==> flow/design.v <==
module SP(
	clk,
	rst_n,
	in_valid,
	in_data,
	in_mode,
	out_valid,
	out_data
);
input clk, rst_n, in_valid;
input [2:0] in_mode;
input [8:0] in_data;
output reg out_valid;
output reg [8:0] out_data;
integer i;
genvar idx;
parameter STATE_IDLE = 3'd0 ;
parameter STATE_MInv = 3'd1 ;
parameter STATE_MMul = 3'd2 ;
parameter STATE_Sort = 3'd3 ;
parameter STATE_Sum  = 3'd4 ;
parameter STATE_OUTPT= 3'd5 ;
reg [2:0] current_state, next_state;
reg [2:0] data_cnt;
reg [2:0] mode;
reg [8:0] a[0:5], b[0:5], c[0:5], d[0:5], e[0:5];
wire [8:0] next_c, next_e;
reg has_sent_b;
wire out_valid_b;
wire [8:0] next_b;
reg has_sent_mod;
reg [1:0] mm_stage;
wire [17:0] mul_in_s0[0:2], mul_in_s1[0:2];
reg [17:0] mul_in[0:2];
wire mul_out_valid[0:2];
wire [8:0] mul_out[0:2];
reg is_mod_finish[0:2];
wire is_all_mod_finish;
reg  [8:0] mul_out_s0[0:2], mul_out_s1[0:2];
reg flag_sort1, flag_sort2;
wire [8:0] next_d0, next_d1, next_d2, next_d3, next_d4, next_d5;
always @(posedge clk or negedge rst_n) begin
	if (!rst_n) 	current_state <= STATE_IDLE ;
	else 			current_state <= next_state ;
end
always @(*) begin
	next_state = current_state ;
	case(current_state)
		STATE_IDLE: begin
			if (data_cnt==6) begin
				if (mode[0]==1) 		next_state = STATE_MInv ;
				else if (mode[1]==1)	next_state = STATE_MMul ;
				else if (mode[2]==1)	next_state = STATE_Sort ;
				else 					next_state = STATE_Sum ;
			end
		end
		STATE_MInv: begin
			if (data_cnt==6) begin
				if (mode[1]==1)			next_state = STATE_MMul ;
				else if (mode[2]==1)	next_state = STATE_Sort ;
				else 					next_state = STATE_Sum ;
			end
		end
		STATE_MMul: begin
			if (mm_stage==3 && is_all_mod_finish==1) begin
				if (mode[2]==1)			next_state = STATE_Sort ;
				else 					next_state = STATE_Sum ;
			end
		end
		STATE_Sort:	if (flag_sort2==1)	next_state = STATE_Sum ;
		STATE_Sum: 	if (mm_stage==1 && is_all_mod_finish==1) 	next_state = STATE_OUTPT ;
		STATE_OUTPT:	if (data_cnt==6)	next_state = STATE_IDLE ;
	endcase
end
always @(posedge clk or negedge rst_n) begin
	if (!rst_n) 	has_sent_b <= 0 ;
	else begin
		if (next_state==STATE_MInv) begin
			if (has_sent_b==0)			has_sent_b <= 1 ;
			else if (out_valid_b==1)	has_sent_b <= 0 ;
		end
		else 	has_sent_b <= 0 ;
	end
end
ModularInversion U_MI( .clk(clk), .rst_n(rst_n), .in_valid( (!has_sent_b)&&(next_state==STATE_MInv) ), .in_a(a[0]), .out_valid(out_valid_b), .out_b(next_b) );
always @(posedge clk or negedge rst_n) begin
	if (!rst_n) 	has_sent_mod <= 0 ;
	else begin
		if (next_state==STATE_MMul || next_state==STATE_Sum) begin
			if (has_sent_mod==0)			has_sent_mod <= 1 ;
			else if (is_all_mod_finish==1)	has_sent_mod <= 0 ;
		end
		else 	has_sent_mod <= 0 ;
	end
end
always @(posedge clk or negedge rst_n) begin
	if (!rst_n) 	mm_stage <= 0 ;
	else begin
		if (next_state==STATE_MMul || next_state==STATE_Sum) begin
			if (is_all_mod_finish==1) 			mm_stage <= mm_stage + 1 ;
		end
		else 	mm_stage <= 0 ;
	end
end
assign mul_in_s0[0] = b[1] * b[2] ;     
assign mul_in_s0[1] = b[3] * b[4] ;     
assign mul_in_s0[2] = b[5] * b[0] ;     
assign mul_in_s1[0] = mul_out_s0[0] * mul_out_s0[1] ;     
assign mul_in_s1[1] = mul_out_s0[1] * mul_out_s0[2] ;     
assign mul_in_s1[2] = mul_out_s0[2] * mul_out_s0[0] ;     
always @(*) begin
	if (next_state==STATE_MMul) begin
		case(mm_stage)
			2'd0: begin
				mul_in[0] = mul_in_s0[0] ;
				mul_in[1] = mul_in_s0[1] ;
				mul_in[2] = mul_in_s0[2] ;
			end
			2'd1: begin
				mul_in[0] = mul_in_s1[0] ;
				mul_in[1] = mul_in_s1[1] ;
				mul_in[2] = mul_in_s1[2] ;
			end
			2'd2: begin
				mul_in[0] = mul_out_s1[0] * b[5] ;		 
				mul_in[1] = mul_out_s1[1] * b[1] ;		 
				mul_in[2] = mul_out_s1[2] * b[3] ;		 
			end
			2'd3: begin
				mul_in[0] = mul_out_s1[0] * b[0] ;		 
				mul_in[1] = mul_out_s1[1] * b[2] ;		 
				mul_in[2] = mul_out_s1[2] * b[4] ;		 
			end
		endcase
	end
	else begin
		case(mm_stage)
			2'd0: begin
				mul_in[0] = a[0] + b[0] + c[0] + d[0] ;
				mul_in[1] = a[2] + b[2] + c[2] + d[2] ;
				mul_in[2] = a[4] + b[4] + c[4] + d[4] ;
			end
			default: begin
				mul_in[0] = a[5] + b[5] + c[5] + d[5] ;
				mul_in[1] = a[1] + b[1] + c[1] + d[1] ;
				mul_in[2] = a[3] + b[3] + c[3] + d[3] ;
			end
		endcase
	end
end
generate
for( idx=0 ; idx<3 ; idx=idx+1) begin : mod_func
	Modular509 U_mod( .clk(clk), .rst_n(rst_n), .in_valid( (!has_sent_mod)&&(next_state==STATE_MMul || next_state==STATE_Sum) ), .in(mul_in[idx]), .out_valid(mul_out_valid[idx]), .out(mul_out[idx]) );
	always @(posedge clk or negedge rst_n) begin
		if (!rst_n) 	is_mod_finish[idx] <= 0 ;
		else begin
			if (mul_out_valid[idx]==1) 		is_mod_finish[idx] <= 1 ;
			else if (is_all_mod_finish==1)	is_mod_finish[idx] <= 0 ;
		end
	end
end
endgenerate
assign is_all_mod_finish = is_mod_finish[0] && is_mod_finish[1] && is_mod_finish[2] ;
generate
for( idx=0 ; idx<3 ; idx=idx+1) begin
	always @(posedge clk or negedge rst_n) begin
		if (!rst_n) 	mul_out_s0[idx] <= 0 ;
		else if (mul_out_valid[idx]==1 && mm_stage==0)	mul_out_s0[idx] <= mul_out[idx] ;     
	end
	always @(posedge clk or negedge rst_n) begin
		if (!rst_n) 	mul_out_s1[idx] <= 0 ;
		else if (mul_out_valid[idx]==1 && mm_stage==1)	mul_out_s1[idx] <= mul_out[idx] ;     
	end
end	
endgenerate
Sort U_Sort( .clk(clk), .rst_n(rst_n), .in0(c[0]), .in1(c[1]), .in2(c[2]), .in3(c[3]), .in4(c[4]), .in5(c[5]), 
			 .out0(next_d0), .out1(next_d1), .out2(next_d2), .out3(next_d3), .out4(next_d4), .out5(next_d5) );
always @(posedge clk or negedge rst_n) begin
	if (!rst_n)		flag_sort1 <= 0 ;
	else begin
		if (current_state==STATE_Sort)	flag_sort1 <= 1 ;
		else 		flag_sort1 <= 0 ;
	end
end
always @(posedge clk or negedge rst_n) begin
	if (!rst_n)		flag_sort2 <= 0 ;
	else 			flag_sort2 <= flag_sort1 ;
end
always @(posedge clk or negedge rst_n) begin
	if (!rst_n) begin
		for( i=0 ; i<6 ; i=i+1 )
			a[i] <= 0 ;
	end
	else begin
		if (in_valid==1) begin
			a[5] <= in_data ;
			for( i=0 ; i<5 ; i=i+1 )
				a[i] <= a[i+1] ;
		end
		else if (out_valid_b==1) begin
			a[5] <= a[0] ;
			for( i=0 ; i<5 ; i=i+1 )
				a[i] <= a[i+1] ;
		end
	end
end
always @(posedge clk or negedge rst_n) begin
	if (!rst_n) begin
		for( i=0 ; i<6 ; i=i+1 )
			b[i] <= 0 ;
	end
	else begin
		if (in_valid==1) begin
			b[5] <= in_data ;
			for( i=0 ; i<5 ; i=i+1 )
				b[i] <= b[i+1] ;
		end
		else if (out_valid_b==1) begin
			b[5] <= next_b ;
			for( i=0 ; i<5 ; i=i+1 )
				b[i] <= b[i+1] ;
		end
	end
end
always @(posedge clk or negedge rst_n) begin
	if (!rst_n) 	c[0] <= 0 ;
	else begin
		if (in_valid==1 || out_valid_b==1) 				c[0] <= c[1] ;
		else if (mm_stage==2 && is_mod_finish[0]==1) 	c[0] <= mul_out[0] ;
	end
end
always @(posedge clk or negedge rst_n) begin
	if (!rst_n) 	c[2] <= 0 ;
	else begin
		if (in_valid==1 || out_valid_b==1) 				c[2] <= c[3] ;
		else if (mm_stage==2 && is_mod_finish[1]==1) 	c[2] <= mul_out[1] ;
	end
end
always @(posedge clk or negedge rst_n) begin
	if (!rst_n) 	c[4] <= 0 ;
	else begin
		if (in_valid==1 || out_valid_b==1) 				c[4] <= c[5] ;
		else if (mm_stage==2 && is_mod_finish[2]==1) 	c[4] <= mul_out[2] ;
	end
end
always @(posedge clk or negedge rst_n) begin
	if (!rst_n) 	c[1] <= 0 ;
	else begin
		if (in_valid==1 || out_valid_b==1) 				c[1] <= c[2] ;
		else if (mm_stage==3 && is_mod_finish[0]==1) 	c[1] <= mul_out[1] ;
	end
end
always @(posedge clk or negedge rst_n) begin
	if (!rst_n) 	c[3] <= 0 ;
	else begin
		if (in_valid==1 || out_valid_b==1) 				c[3] <= c[4] ;
		else if (mm_stage==3 && is_mod_finish[1]==1) 	c[3] <= mul_out[2] ;
	end
end
always @(posedge clk or negedge rst_n) begin
	if (!rst_n) 	c[5] <= 0 ;
	else begin
		if (in_valid==1) 			c[5] <= in_data ;
		else if (out_valid_b==1)	c[5] <= next_b ;
		else if (mm_stage==3 && is_mod_finish[2]==1) 	c[5] <= mul_out[0] ;
	end
end
always @(posedge clk or negedge rst_n) begin
	if (!rst_n) 	d[0] <= 0 ;
	else begin
		if (in_valid==1 || out_valid_b==1) 				d[0] <= d[1] ;
		else if (mm_stage==2 && is_mod_finish[0]==1) 	d[0] <= mul_out[0] ;
		else if (current_state==STATE_Sort)				d[0] <= next_d0 ;
	end
end
always @(posedge clk or negedge rst_n) begin
	if (!rst_n) 	d[2] <= 0 ;
	else begin
		if (in_valid==1 || out_valid_b==1) 				d[2] <= d[3] ;
		else if (mm_stage==2 && is_mod_finish[1]==1) 	d[2] <= mul_out[1] ;
		else if (current_state==STATE_Sort)				d[2] <= next_d2 ;
	end
end
always @(posedge clk or negedge rst_n) begin
	if (!rst_n) 	d[4] <= 0 ;
	else begin
		if (in_valid==1 || out_valid_b==1) 				d[4] <= d[5] ;
		else if (mm_stage==2 && is_mod_finish[2]==1) 	d[4] <= mul_out[2] ;
		else if (current_state==STATE_Sort)				d[4] <= next_d4 ;
	end
end
always @(posedge clk or negedge rst_n) begin
	if (!rst_n) 	d[1] <= 0 ;
	else begin
		if (in_valid==1 || out_valid_b==1) 				d[1] <= d[2] ;
		else if (mm_stage==3 && is_mod_finish[0]==1) 	d[1] <= mul_out[1] ;
		else if (current_state==STATE_Sort)				d[1] <= next_d1 ;
	end
end
always @(posedge clk or negedge rst_n) begin
	if (!rst_n) 	d[3] <= 0 ;
	else begin
		if (in_valid==1 || out_valid_b==1) 				d[3] <= d[4] ;
		else if (mm_stage==3 && is_mod_finish[1]==1) 	d[3] <= mul_out[2] ;
		else if (current_state==STATE_Sort)				d[3] <= next_d3 ;
	end
end
always @(posedge clk or negedge rst_n) begin
	if (!rst_n) 	d[5] <= 0 ;
	else begin
		if (in_valid==1) 			d[5] <= in_data ;
		else if (out_valid_b==1)	d[5] <= next_b ;
		else if (mm_stage==3 && is_mod_finish[2]==1) 	d[5] <= mul_out[0] ;
		else if (current_state==STATE_Sort)				d[5] <= next_d5 ;
	end
end
always @(posedge clk or negedge rst_n) begin
	if (!rst_n) 	e[0] <= 0 ;
	else begin
		if (in_valid==1 || out_valid_b==1) 				e[0] <= e[1] ;
		else if (mm_stage==2 && is_mod_finish[0]==1) 	e[0] <= mul_out[0] ;
		else if (current_state==STATE_Sort)				e[0] <= next_d0 ;
		else if (current_state==STATE_Sum && mm_stage==0 && is_mod_finish[0]==1) 	e[0] <= mul_out[0] ;
	end
end
always @(posedge clk or negedge rst_n) begin
	if (!rst_n) 	e[2] <= 0 ;
	else begin
		if (in_valid==1 || out_valid_b==1) 				e[2] <= e[3] ;
		else if (mm_stage==2 && is_mod_finish[1]==1) 	e[2] <= mul_out[1] ;
		else if (current_state==STATE_Sort)				e[2] <= next_d2 ;
		else if (current_state==STATE_Sum && mm_stage==0 && is_mod_finish[1]==1) 	e[2] <= mul_out[1] ;
	end
end
always @(posedge clk or negedge rst_n) begin
	if (!rst_n) 	e[4] <= 0 ;
	else begin
		if (in_valid==1 || out_valid_b==1) 				e[4] <= e[5] ;
		else if (mm_stage==2 && is_mod_finish[2]==1) 	e[4] <= mul_out[2] ;
		else if (current_state==STATE_Sort)				e[4] <= next_d4 ;
		else if (current_state==STATE_Sum && mm_stage==0 && is_mod_finish[2]==1) 	e[4] <= mul_out[2] ;
	end
end
always @(posedge clk or negedge rst_n) begin
	if (!rst_n) 	e[1] <= 0 ;
	else begin
		if (in_valid==1 || out_valid_b==1) 				e[1] <= e[2] ;
		else if (mm_stage==3 && is_mod_finish[0]==1) 	e[1] <= mul_out[1] ;
		else if (current_state==STATE_Sort)				e[1] <= next_d1 ;
		else if (current_state==STATE_Sum && mm_stage==1 && is_mod_finish[0]==1) 	e[1] <= mul_out[1] ;
	end
end
always @(posedge clk or negedge rst_n) begin
	if (!rst_n) 	e[3] <= 0 ;
	else begin
		if (in_valid==1 || out_valid_b==1) 				e[3] <= e[4] ;
		else if (mm_stage==3 && is_mod_finish[1]==1) 	e[3] <= mul_out[2] ;
		else if (current_state==STATE_Sort)				e[3] <= next_d3 ;
		else if (current_state==STATE_Sum && mm_stage==1 && is_mod_finish[1]==1) 	e[3] <= mul_out[2] ;
	end
end
always @(posedge clk or negedge rst_n) begin
	if (!rst_n) 	e[5] <= 0 ;
	else begin
		if (in_valid==1) 			e[5] <= in_data ;
		else if (out_valid_b==1)	e[5] <= next_b ;
		else if (mm_stage==3 && is_mod_finish[2]==1) 	e[5] <= mul_out[0] ;
		else if (current_state==STATE_Sort)				e[5] <= next_d5 ;
		else if (current_state==STATE_Sum && mm_stage==1 && is_mod_finish[2]==1) 	e[5] <= mul_out[0] ;
	end
end
always @(posedge clk or negedge rst_n) begin
	if (!rst_n)		data_cnt <= 0 ;
	else begin
		if (data_cnt==6) 	data_cnt <= 0 ;
		else if (in_valid==1)	data_cnt <= data_cnt + 1 ;
		else if (out_valid_b==1)	data_cnt <= data_cnt + 1 ;
		else if (next_state==STATE_OUTPT)	data_cnt <= data_cnt + 1 ;
	end
end
always @(posedge clk or negedge rst_n) begin
	if (!rst_n) 	mode <= 0 ;
	else begin
		if (in_valid==1 && data_cnt==0)	
			mode <= in_mode ;
	end
end
always @(posedge clk or negedge rst_n) begin
	if (!rst_n) 	out_valid <= 0 ;
	else begin
		if (next_state==STATE_OUTPT) 	out_valid <= 1 ;
		else 		out_valid <= 0 ;
	end
end
always @(posedge clk or negedge rst_n) begin
	if (!rst_n) 	out_data <= 0 ;
	else begin
		if (next_state==STATE_OUTPT)	out_data <= e[data_cnt];
		else 		out_data <= 0 ;
	end
end
endmodule
module Modular509(clk, rst_n, in_valid, in, out_valid, out);
input clk, rst_n;
input in_valid;
input [17:0] in;
output reg out_valid;
output [8:0] out;
parameter S_IDLE  = 3'd0 ;
parameter S_INPUT = 3'd1 ;
parameter S_CALCU = 3'd2 ;
parameter S_OUTPT = 3'd3 ;
reg [1:0] current_state, next_state;
reg [11:0] in_r;
wire [2:0] overflow;
wire [8:0] nonoverflow;
always @(posedge clk or negedge rst_n) begin
	if (!rst_n) 	current_state <= S_IDLE ;
	else 			current_state <= next_state ;
end
always @(*) begin
	next_state = current_state ;
	case(current_state)
		S_IDLE: 	if (in_valid==1) 	next_state = S_INPUT ;
		S_INPUT: 	next_state = S_CALCU ;
		S_CALCU: 	if (in_r<509)		next_state = S_OUTPT ;
		S_OUTPT: 	next_state = S_IDLE ;
	endcase
end
always @(posedge clk or negedge rst_n) begin
	if (!rst_n) 	in_r <= 0 ;
	else begin
		if (next_state==S_INPUT)		in_r <= in[8:0] + in[17:9]*3 ;
		else if (next_state==S_CALCU)	in_r <= (in_r>=509) ? in_r - 509 : in_r ;
	end
end
always @(posedge clk or negedge rst_n) begin
	if (!rst_n) 	out_valid <= 0 ;
	else begin
		if (next_state==S_OUTPT) 	out_valid <= 1 ;
		else 						out_valid <= 0 ;
	end
end
assign out = in_r ;
endmodule
module ModularInversion(
	clk, 
	rst_n, 
	in_valid, 
	in_a, 
	out_valid, 
	out_b
);
input clk, rst_n;
input in_valid;
input [8:0] in_a;
output reg out_valid;
output reg [8:0] out_b;
parameter S_IDLE  = 2'd0 ;
parameter S_CALCU = 2'd1 ;
parameter S_MODUL = 2'd2 ;
parameter S_OUTPT = 2'd3 ;
reg [2:0] current_state, next_state;
reg [17:0] A, B;
reg [3:0] cnt;
wire out_valid_A, out_valid_B;
wire [8:0] next_A, next_B;
reg is_modA_finish, is_modB_finish;
wire is_mod_finish;
reg flag_sent;
always @(posedge clk or negedge rst_n) begin
	if (!rst_n) 	current_state <= S_IDLE ;
	else 			current_state <= next_state ;
end
always @(*) begin
	next_state = current_state ;
	case(current_state)
		S_IDLE: 	if (in_valid==1) 	next_state = S_CALCU ;
		S_CALCU: 	next_state = S_MODUL ;
		S_MODUL: 	if (is_mod_finish==1)	next_state = (cnt==10) ? S_OUTPT : S_CALCU ;
		S_OUTPT: 	next_state = S_IDLE ;
	endcase
end
Modular509 U_modA( .clk(clk), .rst_n(rst_n), .in_valid( (!flag_sent)&&(next_state==S_MODUL) ), .in(A), .out_valid(out_valid_A), .out(next_A) );
Modular509 U_modB( .clk(clk), .rst_n(rst_n), .in_valid( (!flag_sent)&&(next_state==S_MODUL) ), .in(B), .out_valid(out_valid_B), .out(next_B) );
always @(posedge clk or negedge rst_n) begin
	if (!rst_n) 	is_modA_finish <= 0 ;
	else begin
		if (out_valid_A==1)				is_modA_finish <= 1 ;
		else if (next_state==S_CALCU)	is_modA_finish <= 0 ;
	end
end
always @(posedge clk or negedge rst_n) begin
	if (!rst_n) 	is_modB_finish <= 0 ;
	else begin
		if (out_valid_B==1)				is_modB_finish <= 1 ;
		else if (next_state==S_CALCU)	is_modB_finish <= 0 ;
	end
end
assign is_mod_finish = is_modA_finish && is_modB_finish ;
always @(posedge clk or negedge rst_n) begin
	if (!rst_n) 	flag_sent <= 0 ;
	else begin
		if (next_state==S_MODUL)		flag_sent <= 1 ;
		else if (next_state==S_CALCU)	flag_sent <= 0 ;
	end
end
always @(posedge clk or negedge rst_n) begin
	if (!rst_n) 	cnt <= 0 ;
	else begin
		if (next_state==S_CALCU)		cnt <= cnt + 1 ;
		else if (next_state==S_OUTPT)	cnt <= 0 ;
	end
end
always @(posedge clk or negedge rst_n) begin
	if (!rst_n) 	A <= 0 ;
	else begin
		if (in_valid==1) 						A <= 1 ;
		else if (next_state==S_CALCU && cnt!=3)	A <= A*B ;
		else if (out_valid_A==1)				A <= next_A ;
	end
end
always @(posedge clk or negedge rst_n) begin
	if (!rst_n) 	B <= 0 ;
	else begin
		if (in_valid==1) 				B <= in_a ;
		else if (next_state==S_CALCU)	B <= B*B ;
		else if (out_valid_B==1)		B <= next_B ;
	end
end
always @(posedge clk or negedge rst_n) begin
	if (!rst_n) 	out_valid <= 0 ;
	else begin
		if (next_state==S_OUTPT)	out_valid <= 1 ;
		else 						out_valid <= 0 ;
	end
end
always @(posedge clk or negedge rst_n) begin
	if (!rst_n) 	out_b <= 0 ;
	else begin
		if (next_state==S_OUTPT)	out_b <= A ;
		else 						out_b <= 0 ;
	end
end
endmodule
module Sort(clk, rst_n, in0, in1, in2, in3, in4, in5, out0, out1, out2, out3, out4, out5);
input clk, rst_n;
input [8:0] in0, in1, in2, in3, in4, in5;
output [8:0] out0, out1, out2, out3, out4, out5;
wire [8:0] a[0:3], b[0:2], c[0:3], d[0:2], f[0:3], g[0:1];
reg [8:0] e[0:5];
assign a[0] = ( in0<in1 ) ? in0 : in1 ;
assign a[1] = ( in0<in1 ) ? in1 : in0 ;
assign a[2] = ( a[1]<in2 )? a[1] : in2 ;
assign a[3] = ( a[1]<in2 )? in2 : a[1] ;
assign b[0] = ( a[0]<a[2] ) ? a[0] : a[2] ;
assign b[1] = ( a[0]<a[2] ) ? a[2] : a[0] ;
assign b[2] = a[3] ;
assign c[0] = ( in3<in4 ) ? in3 : in4 ;
assign c[1] = ( in3<in4 ) ? in4 : in3 ;
assign c[2] = ( c[1]<in5 )? c[1] : in5 ;
assign c[3] = ( c[1]<in5 )? in5 : c[1] ;
assign d[0] = ( c[0]<c[2] ) ? c[0] : c[2] ;
assign d[1] = ( c[0]<c[2] ) ? c[2] : c[0] ;
assign d[2] = c[3] ;
always @(posedge clk or negedge rst_n) begin
	if (!rst_n) begin
		e[0] <= 0 ;
		e[1] <= 0 ;
		e[2] <= 0 ;
		e[3] <= 0 ;
		e[4] <= 0 ;
		e[5] <= 0 ;
	end
	else begin
		e[0] <= ( b[0]<d[0] ) ? b[0] : d[0] ;
		e[1] <= ( b[0]<d[0] ) ? d[0] : b[0] ;
		e[2] <= ( b[1]<d[1] ) ? b[1] : d[1] ;
		e[3] <= ( b[1]<d[1] ) ? d[1] : b[1] ;
		e[4] <= ( b[2]<d[2] ) ? b[2] : d[2] ;
		e[5] <= ( b[2]<d[2] ) ? d[2] : b[2] ;
	end
end
assign out0 = e[0] ;
assign out5 = e[5] ;
assign f[0] = ( e[1]<e[2] ) ? e[1] : e[2] ;
assign f[1] = ( e[1]<e[2] ) ? e[2] : e[1] ;
assign f[2] = ( e[3]<e[4] ) ? e[3] : e[4] ;
assign f[3] = ( e[3]<e[4] ) ? e[4] : e[3] ;
assign out1 = f[0] ;
assign out4 = f[3] ;
assign g[0] = ( f[1]<f[2] ) ? f[1] : f[2] ;
assign g[1] = ( f[1]<f[2] ) ? f[2] : f[1] ;
assign out2 = g[0] ;
assign out3 = g[1] ;
endmodule
* From RTL to reports: SP
The steps from the RTL of SP to its reports follow in flow order.
Line numbers count from 1 in the design file above.
Cell names lack the library's common part.
A cell with n/a has no value.
- Top module :: SP
- Clock input :: clk
- Cell library :: sky130hd
- Corner :: tt_025C_1v80

* Word-level counts
Counts by Yosys on the flattened word-level netlist (proc, flatten, opt, wreduce). Print and check cells are left out. Cells with the same type and inputs are merged into one.
- Memory cells :: 0
- Bits in registers :: 537
- Word width x clocked read ports :: 0
- RAM bits :: 0
- Output and inout bits :: 10
- Memory bits (read-only) :: 0
- Latch bits :: 0
- Add/subtract/negate cells :: 31
- Reductions and logical operators :: 83
- Eq/ne operators :: 62
- Mux-type cells :: 197
- $mul :: 19
- Shifts and indexed selects :: 0
- Order comparisons :: 22
- Bitwise logic cells :: 0
- Divide/modulo/power cells :: 0
** Operator list (number)
- multiplier 9 x 9 -> 18 bit :: 12
- two-way mux 9 bit :: 107
- multiplier 18 x 18 -> 18 bit :: 2
- two-way mux 12 bit :: 18
- case mux 18 bit (select 4 bit) :: 3
- two-way mux 18 bit :: 9
- multiplier 9 x 2 -> 11 bit (second input constant) :: 5
- < comparator 9 bit :: 12
- adder 11 x 9 -> 12 bit :: 6
- adder 10 x 9 -> 11 bit :: 6
- subtractor 12 x 9 -> 12 bit (second input constant) :: 5
- >= comparator 12 x 9 -> 1 bit (second input constant) :: 5
- < comparator 12 x 9 -> 1 bit (second input constant) :: 5
- adder 9 x 9 -> 10 bit :: 6
- case mux 9 bit (select 6 bit) :: 1
- two-way mux 3 bit :: 15
- equality test 2 bit (second input constant) :: 22
- case mux 2 bit (select 4 bit) :: 5
- nonzero test 2 bit :: 18
- adder 9 x 12 -> 12 bit :: 3
- logical AND 1 bit :: 30
- nonzero test 4 bit :: 7
- equality test 3 x 2 -> 1 bit (second input constant) :: 9
- two-way mux 2 bit :: 13
- nonzero test 3 bit :: 8
- adder 9 x 11 -> 12 bit :: 2
- equality test 2 x 1 -> 1 bit (second input constant) :: 11
- two-way mux 1 bit :: 22
Not listed: further kinds 18, cells in them 47.

* Logic depth
Longest topological path by Yosys (ltp), each cell counted once; first at word level (registers and memories cut), then after technology mapping (sequential cells cut; the memories' decode and read muxes count).
- Depth in word-level cells :: 16
- ABC_AREA :: 1
- Depth in mapped cells :: 44
- Depth with buffers taken out :: 43

* Netlist
Yosys stat after the flow's synthesis: flattened, memories mapped to cells. It holds for the ABC_AREA given above (unset counts as 0); a run with the other value may have another netlist.
** Cells by type (number)
- fa_1 :: 933
- dfrtp_1 :: 544
- ha_1 :: 820
- nand2_1 :: 2646
- inv_1 :: 2525
- o21ai_0 :: 774
- a21oi_1 :: 474
- nor2_1 :: 566
- nand3_1 :: 338
- clkbuf_1 :: 388
- xor2_1 :: 90
- xnor2_1 :: 68
- o211ai_1 :: 73
- nand4_1 :: 68
- a31oi_1 :: 48
- a22oi_1 :: 39
- o221ai_1 :: 33
- o22ai_1 :: 43
Other cell types: 53; their cells: 412.
- Cell count :: 10882
- Mapped area :: 79889.1 µm²
- Mapped flip-flops :: 551
- Sequential part of the area :: 13797.0 µm²

* Worst setup path after synthesis
Path of least setup slack by OpenSTA after synthesis, without wires, with an ideal clock, recovery checks aside; 20% of the period is set as input and as output delay. Where synthesis merged equal registers, the netlist keeps one of their names.
- Path kind :: register -> register
- Start point :: register b[2][0]
- End point :: register mod_func[1].U_mod.in_r[9]
- Required time :: 8913 ps
- Data arrival time :: 7172 ps
- Path buffers :: 2
- Path delay :: 7259 ps
- Driving pins on the path :: 37
- Clock period :: 9000 ps
- Path slack :: 1741 ps
- Synthesis period reached :: 7259 ps
"path delay" is the arrival time less input delay plus setup time.
"driving pins on the path" counts driving pins, that of a launching flip-flop among them; a cell with two outputs on the path counts twice.
"synthesis period reached" is the clock period less the worst setup slack; recovery checks do not enter. This is arithmetic on one report: input and output delays are still those of the set period (20% each).
Between the ends stands the longest chain of elaborated cells between them, by number of cells; it is not shown to be the way that was timed. Of several equally long chains one is given.
Each line given opens the expression or statement behind the cell; cells for indexed reads and writes are added by Yosys, which also makes memories of some case tables.
A register here has more assigning lines than the two given.
- Path through :: dfrtp_1 clkbuf_1 clkbuf_1 nand2_1 fa_1 inv_1 fa_1 fa_1 inv_1 fa_1 inv_1 ha_1 nand2_1 inv_1 nand2_1 nand2_1 a21oi_1 xor2_1 or2_2 o2111ai_1 o21ai_0 o21ai_0 ha_1 fa_1 ha_1 nand3_1 and2_1 or2_2 nand2_1 a21oi_1 o21ai_0 inv_1 o21ai_0 inv_1 nand3_1 nand3_1 a22oi_1
- Cells in the longest elaborated chain :: 8
- Elaborated cells between the ends (all ways) :: 10
- RTL lines with such cells :: 6
- Those cells by class :: 4 x add/sub; 2 x mul; 4 x mux
** Ends and longest elaborated chain, post-synthesis
- start, declared :: RTL line 26 : reg [8:0] a[0:5], b[0:5], c[0:5], d[0:5], e[0:5];
- start, assigned :: RTL line 216 : b[i] <= b[i+1] ;
- start, assigned :: RTL line 221 : b[i] <= b[i+1] ;
- adder 9 x 9 -> 10 bit :: RTL line 140 : mul_in[1] = a[2] + b[2] + c[2] + d[2] ;
- adder 10 x 9 -> 11 bit :: RTL line 140
- adder 11 x 9 -> 12 bit :: RTL line 140
- two-way mux 12 bit :: RTL line 137 : case(mm_stage)
- two-way mux 18 bit :: RTL line 112 : if (next_state==STATE_MMul) begin
- multiplier 9 x 2 -> 11 bit :: RTL line 433 : if (next_state==S_INPUT) in_r <= in[8:0] + in[17:9]*3 ;
- adder 9 x 12 -> 12 bit :: RTL line 433
- two-way mux 12 bit :: RTL line 433
- end, assigned :: RTL line 433
- end, assigned :: RTL line 434 : else if (next_state==S_CALCU) in_r <= (in_r>=509) ? in_r - 509 : in_r ;
- end, declared :: RTL line 414 : reg [11:0] in_r;

* Path in the finished layout
From the final timing report of run 1: the path of least setup slack in the routed layout; clock arrival at registers is part of the times.
The report prints the path's times to 10 ps; the period is as set.
- Path kind :: register -> register
- Start point :: register c[3][6]
- End point :: register U_Sort.e[1][1]
- Driving pins on the path :: 32
- Path buffers :: 1
- Required time :: 14390 ps
- Data arrival time :: 9360 ps
- Clock period :: 13800 ps
- Path slack :: 5020 ps
Between the ends stands the longest chain of elaborated cells between them, by number of cells; it is not shown to be the way that was timed. Of several equally long chains one is given.
A register here has more assigning lines than the two given.
- Path through :: dfrtp_1 ha_1 a21oi_1 nand3b_1 nand4_2 o21ai_0 ha_1 a21oi_1 nor2_1 a211oi_1 o221a_2 nand2_2 o21ai_0 ha_1 a21oi_1 nor2_1 a2111oi_0 nand2_4 clkinv_2 nand2_1 o21ai_0 inv_1 ha_1 nand2_1 inv_1 o21bai_1 a21oi_1 a2111oi_4 buf_8 nand2_4 nand2_1 nand2_1
- Cells in the longest elaborated chain :: 8
- Elaborated cells between the ends (all ways) :: 9
- Those cells by class :: 4 x compare; 5 x mux
** Ends and longest elaborated chain, post-layout
- start, declared :: RTL line 26 : reg [8:0] a[0:5], b[0:5], c[0:5], d[0:5], e[0:5];
- start, assigned :: RTL line 256 : if (in_valid==1 || out_valid_b==1) c[3] <= c[4] ;
- start, assigned :: RTL line 257 : else if (mm_stage==3 && is_mod_finish[1]==1) c[3] <= mul_out[2] ;
- < comparator 9 bit :: RTL line 560 : assign c[1] = ( in3<in4 ) ? in4 : in3 ;
- two-way mux 9 bit :: RTL line 560
- < comparator 9 bit :: RTL line 561 : assign c[2] = ( c[1]<in5 )? c[1] : in5 ;
- two-way mux 9 bit :: RTL line 561
- < comparator 9 bit :: RTL line 563 : assign d[0] = ( c[0]<c[2] ) ? c[0] : c[2] ;
- two-way mux 9 bit :: RTL line 563
- < comparator 9 bit :: RTL line 577 : e[1] <= ( b[0]<d[0] ) ? d[0] : b[0] ;
- two-way mux 9 bit :: RTL line 577
- end, assigned :: RTL line 569 : e[1] <= 0 ;
- end, assigned :: RTL line 577
- end, declared :: RTL line 551 : reg [8:0] e[0:5];

Subject: SP on sky130hd, stored results

Hello all,

Module SP, platform sky130hd: 5 stored runs of the flow (Yosys, OpenROAD) with differing settings, in no particular order. Input and output delays are each 20% of the period that was set; the output load is 0.01 pF.
By "achieved clock period" is meant the clock period of the run minus its worst setup slack. This is arithmetic on one report: input and output delays are still those of the set period (20% each).
By "total power after layout" is meant OpenSTA's value without simulated activity: inputs other than the clock are taken to toggle once in ten clock periods, and the tool carries that through the logic.

* Run 1
** Files
==> flow/run.sh <==
#!/bin/bash
# the make line also repeats the synthesis and layout settings of config.mk as NAME=value (left out here)
make -C /OpenROAD-flow-scripts/flow DESIGN_CONFIG=/design/flow/config.mk WORK_HOME=/design/flow/orfs CLKGATE_MAP_FILE= finish
==> flow/config.mk <==
export PLATFORM = sky130hd
export DESIGN_NAME = SP
export DESIGN_NICKNAME = SP
export VERILOG_FILES = /design/flow/design.v
export SDC_FILE = /design/flow/constraint.sdc
export NUM_CORES = 4
export LEC_CHECK = 0
export ABC_AREA = 1
export CAP_MARGIN = 35
export CELL_PAD_IN_SITES_GLOBAL_PLACEMENT = 2
export CORE_ASPECT_RATIO = 0.55
export CORE_MARGIN = 2
export CORE_UTILIZATION = 40
export CTS_CLUSTER_SIZE = 25
export GPL_ROUTABILITY_DRIVEN = 0
export GPL_TIMING_DRIVEN = 1
export HOLD_SLACK_MARGIN = 0.08
export MAX_ROUTING_LAYER = met4
export PLACE_DENSITY_LB_ADDON = 0.07
export SLEW_MARGIN = 0
==> flow/constraint.sdc <==
create_clock -name core_clock -period 13.8 [get_ports {clk}]
set_input_delay 2.7600 -clock core_clock [delete_from_list [all_inputs] [get_ports {clk}]]
set_output_delay 2.7600 -clock core_clock [all_outputs]
set_load 0.01 [all_outputs]
** Results
- Total negative slack on setup checks :: 0 ps
- Overall die area :: 203474.0 µm²
- Lowest setup slack :: 5022 ps
- Achieved clock period :: 8778 ps
- Area of the synthesized netlist :: 79889.1 µm²
- Total power after layout :: 14.557 mW
- Std-cell area (final layout) :: 85738.5 µm²
- Utilization in the final report :: 0.433

* Run 2
** Files
==> flow/run.sh <==
#!/bin/bash
# the make line also repeats the synthesis and layout settings of config.mk as NAME=value (left out here)
make -C /OpenROAD-flow-scripts/flow DESIGN_CONFIG=/design/flow/config.mk WORK_HOME=/design/flow/orfs CLKGATE_MAP_FILE= finish
==> flow/config.mk <==
export PLATFORM = sky130hd
export DESIGN_NAME = SP
export DESIGN_NICKNAME = SP
export VERILOG_FILES = /design/flow/design.v
export SDC_FILE = /design/flow/constraint.sdc
export NUM_CORES = 4
export LEC_CHECK = 0
export ABC_AREA = 1
export CAP_MARGIN = 25
export CELL_PAD_IN_SITES_DETAIL_PLACEMENT = 0
export CELL_PAD_IN_SITES_GLOBAL_PLACEMENT = 1
export CORE_ASPECT_RATIO = 0.67
export CORE_MARGIN = 6
export CORE_UTILIZATION = 37
export CTS_CLUSTER_DIAMETER = 110
export CTS_CLUSTER_SIZE = 51
export GPL_ROUTABILITY_DRIVEN = 0
export GPL_TIMING_DRIVEN = 0
export SLEW_MARGIN = 0
export TNS_END_PERCENT = 25
==> flow/constraint.sdc <==
create_clock -name core_clock -period 12.5 [get_ports {clk}]
set_input_delay 2.5000 -clock core_clock [delete_from_list [all_inputs] [get_ports {clk}]]
set_output_delay 2.5000 -clock core_clock [all_outputs]
set_load 0.01 [all_outputs]
** Results
- Total negative slack on setup checks :: 0 ps
- Overall die area :: 227435.0 µm²
- Lowest setup slack :: 2241 ps
- Achieved clock period :: 10259 ps
- Area of the synthesized netlist :: 79889.1 µm²
- Total power after layout :: 14.813 mW
- Std-cell area (final layout) :: 85475.7 µm²
- Utilization in the final report :: 0.399

* Run 3
** Files
==> flow/run.sh <==
#!/bin/bash
# the make line also repeats the synthesis and layout settings of config.mk as NAME=value (left out here)
make -C /OpenROAD-flow-scripts/flow DESIGN_CONFIG=/design/flow/config.mk WORK_HOME=/design/flow/orfs CLKGATE_MAP_FILE= finish
==> flow/config.mk <==
export PLATFORM = sky130hd
export DESIGN_NAME = SP
export DESIGN_NICKNAME = SP
export VERILOG_FILES = /design/flow/design.v
export SDC_FILE = /design/flow/constraint.sdc
export NUM_CORES = 4
export LEC_CHECK = 0
export ABC_AREA = 0
export CAP_MARGIN = 20
export CORE_MARGIN = 9
export CORE_UTILIZATION = 28
export CTS_CLUSTER_SIZE = 73
export MIN_ROUTING_LAYER = met1
export PLACE_DENSITY_LB_ADDON = 0.02
export SETUP_SLACK_MARGIN = -0.35
export SLEW_MARGIN = 10
==> flow/constraint.sdc <==
create_clock -name core_clock -period 10.4 [get_ports {clk}]
set_input_delay 2.0800 -clock core_clock [delete_from_list [all_inputs] [get_ports {clk}]]
set_output_delay 2.0800 -clock core_clock [all_outputs]
set_load 0.01 [all_outputs]
** Results
- Total negative slack on setup checks :: 0 ps
- Overall die area :: 298744.0 µm²
- Lowest setup slack :: 1412 ps
- Achieved clock period :: 8988 ps
- Area of the synthesized netlist :: 78230.0 µm²
- Total power after layout :: 15.582 mW
- Std-cell area (final layout) :: 85791.0 µm²
- Utilization in the final report :: 0.309

* Run 4
** Files
==> flow/run.sh <==
#!/bin/bash
# the make line also repeats the synthesis and layout settings of config.mk as NAME=value (left out here)
make -C /OpenROAD-flow-scripts/flow DESIGN_CONFIG=/design/flow/config.mk WORK_HOME=/design/flow/orfs CLKGATE_MAP_FILE= finish
==> flow/config.mk <==
export PLATFORM = sky130hd
export DESIGN_NAME = SP
export DESIGN_NICKNAME = SP
export VERILOG_FILES = /design/flow/design.v
export SDC_FILE = /design/flow/constraint.sdc
export NUM_CORES = 4
export LEC_CHECK = 0
export ABC_AREA = 1
export CAP_MARGIN = 35
export CELL_PAD_IN_SITES_GLOBAL_PLACEMENT = 2
export CORE_ASPECT_RATIO = 0.55
export CORE_MARGIN = 2
export CORE_UTILIZATION = 40
export CTS_CLUSTER_DIAMETER = 222
export CTS_CLUSTER_SIZE = 25
export GPL_ROUTABILITY_DRIVEN = 0
export GPL_TIMING_DRIVEN = 0
export HOLD_SLACK_MARGIN = 0.08
export MAX_ROUTING_LAYER = met4
export MIN_ROUTING_LAYER = met2
export PLACE_DENSITY_LB_ADDON = 0.07
export SLEW_MARGIN = 0
export TNS_END_PERCENT = 55
==> flow/constraint.sdc <==
create_clock -name core_clock -period 13.8 [get_ports {clk}]
set_input_delay 2.7600 -clock core_clock [delete_from_list [all_inputs] [get_ports {clk}]]
set_output_delay 2.7600 -clock core_clock [all_outputs]
set_load 0.01 [all_outputs]
** Results
Incomplete, routing halted on GRT-0116.

* Run 5
** Files
==> flow/run.sh <==
#!/bin/bash
# the make line also repeats the synthesis and layout settings of config.mk as NAME=value (left out here)
make -C /OpenROAD-flow-scripts/flow DESIGN_CONFIG=/design/flow/config.mk WORK_HOME=/design/flow/orfs CLKGATE_MAP_FILE= finish
==> flow/config.mk <==
export PLATFORM = sky130hd
export DESIGN_NAME = SP
export DESIGN_NICKNAME = SP
export VERILOG_FILES = /design/flow/design.v
export SDC_FILE = /design/flow/constraint.sdc
export NUM_CORES = 4
export LEC_CHECK = 0
export CAP_MARGIN = 20
export CORE_MARGIN = 2
export CORE_UTILIZATION = 40
export SLEW_MARGIN = 20
==> flow/constraint.sdc <==
create_clock -name core_clock -period 9.72 [get_ports {clk}]
set_input_delay 1.9440 -clock core_clock [delete_from_list [all_inputs] [get_ports {clk}]]
set_output_delay 1.9440 -clock core_clock [all_outputs]
set_load 0.01 [all_outputs]
** Results
- Total negative slack on setup checks :: 0 ps
- Overall die area :: 199130.0 µm²
- Lowest setup slack :: 968 ps
- Achieved clock period :: 8752 ps
- Area of the synthesized netlist :: 78230.0 µm²
- Total power after layout :: 15.868 mW
- Std-cell area (final layout) :: 83751.6 µm²
- Utilization in the final report :: 0.43

Thanks
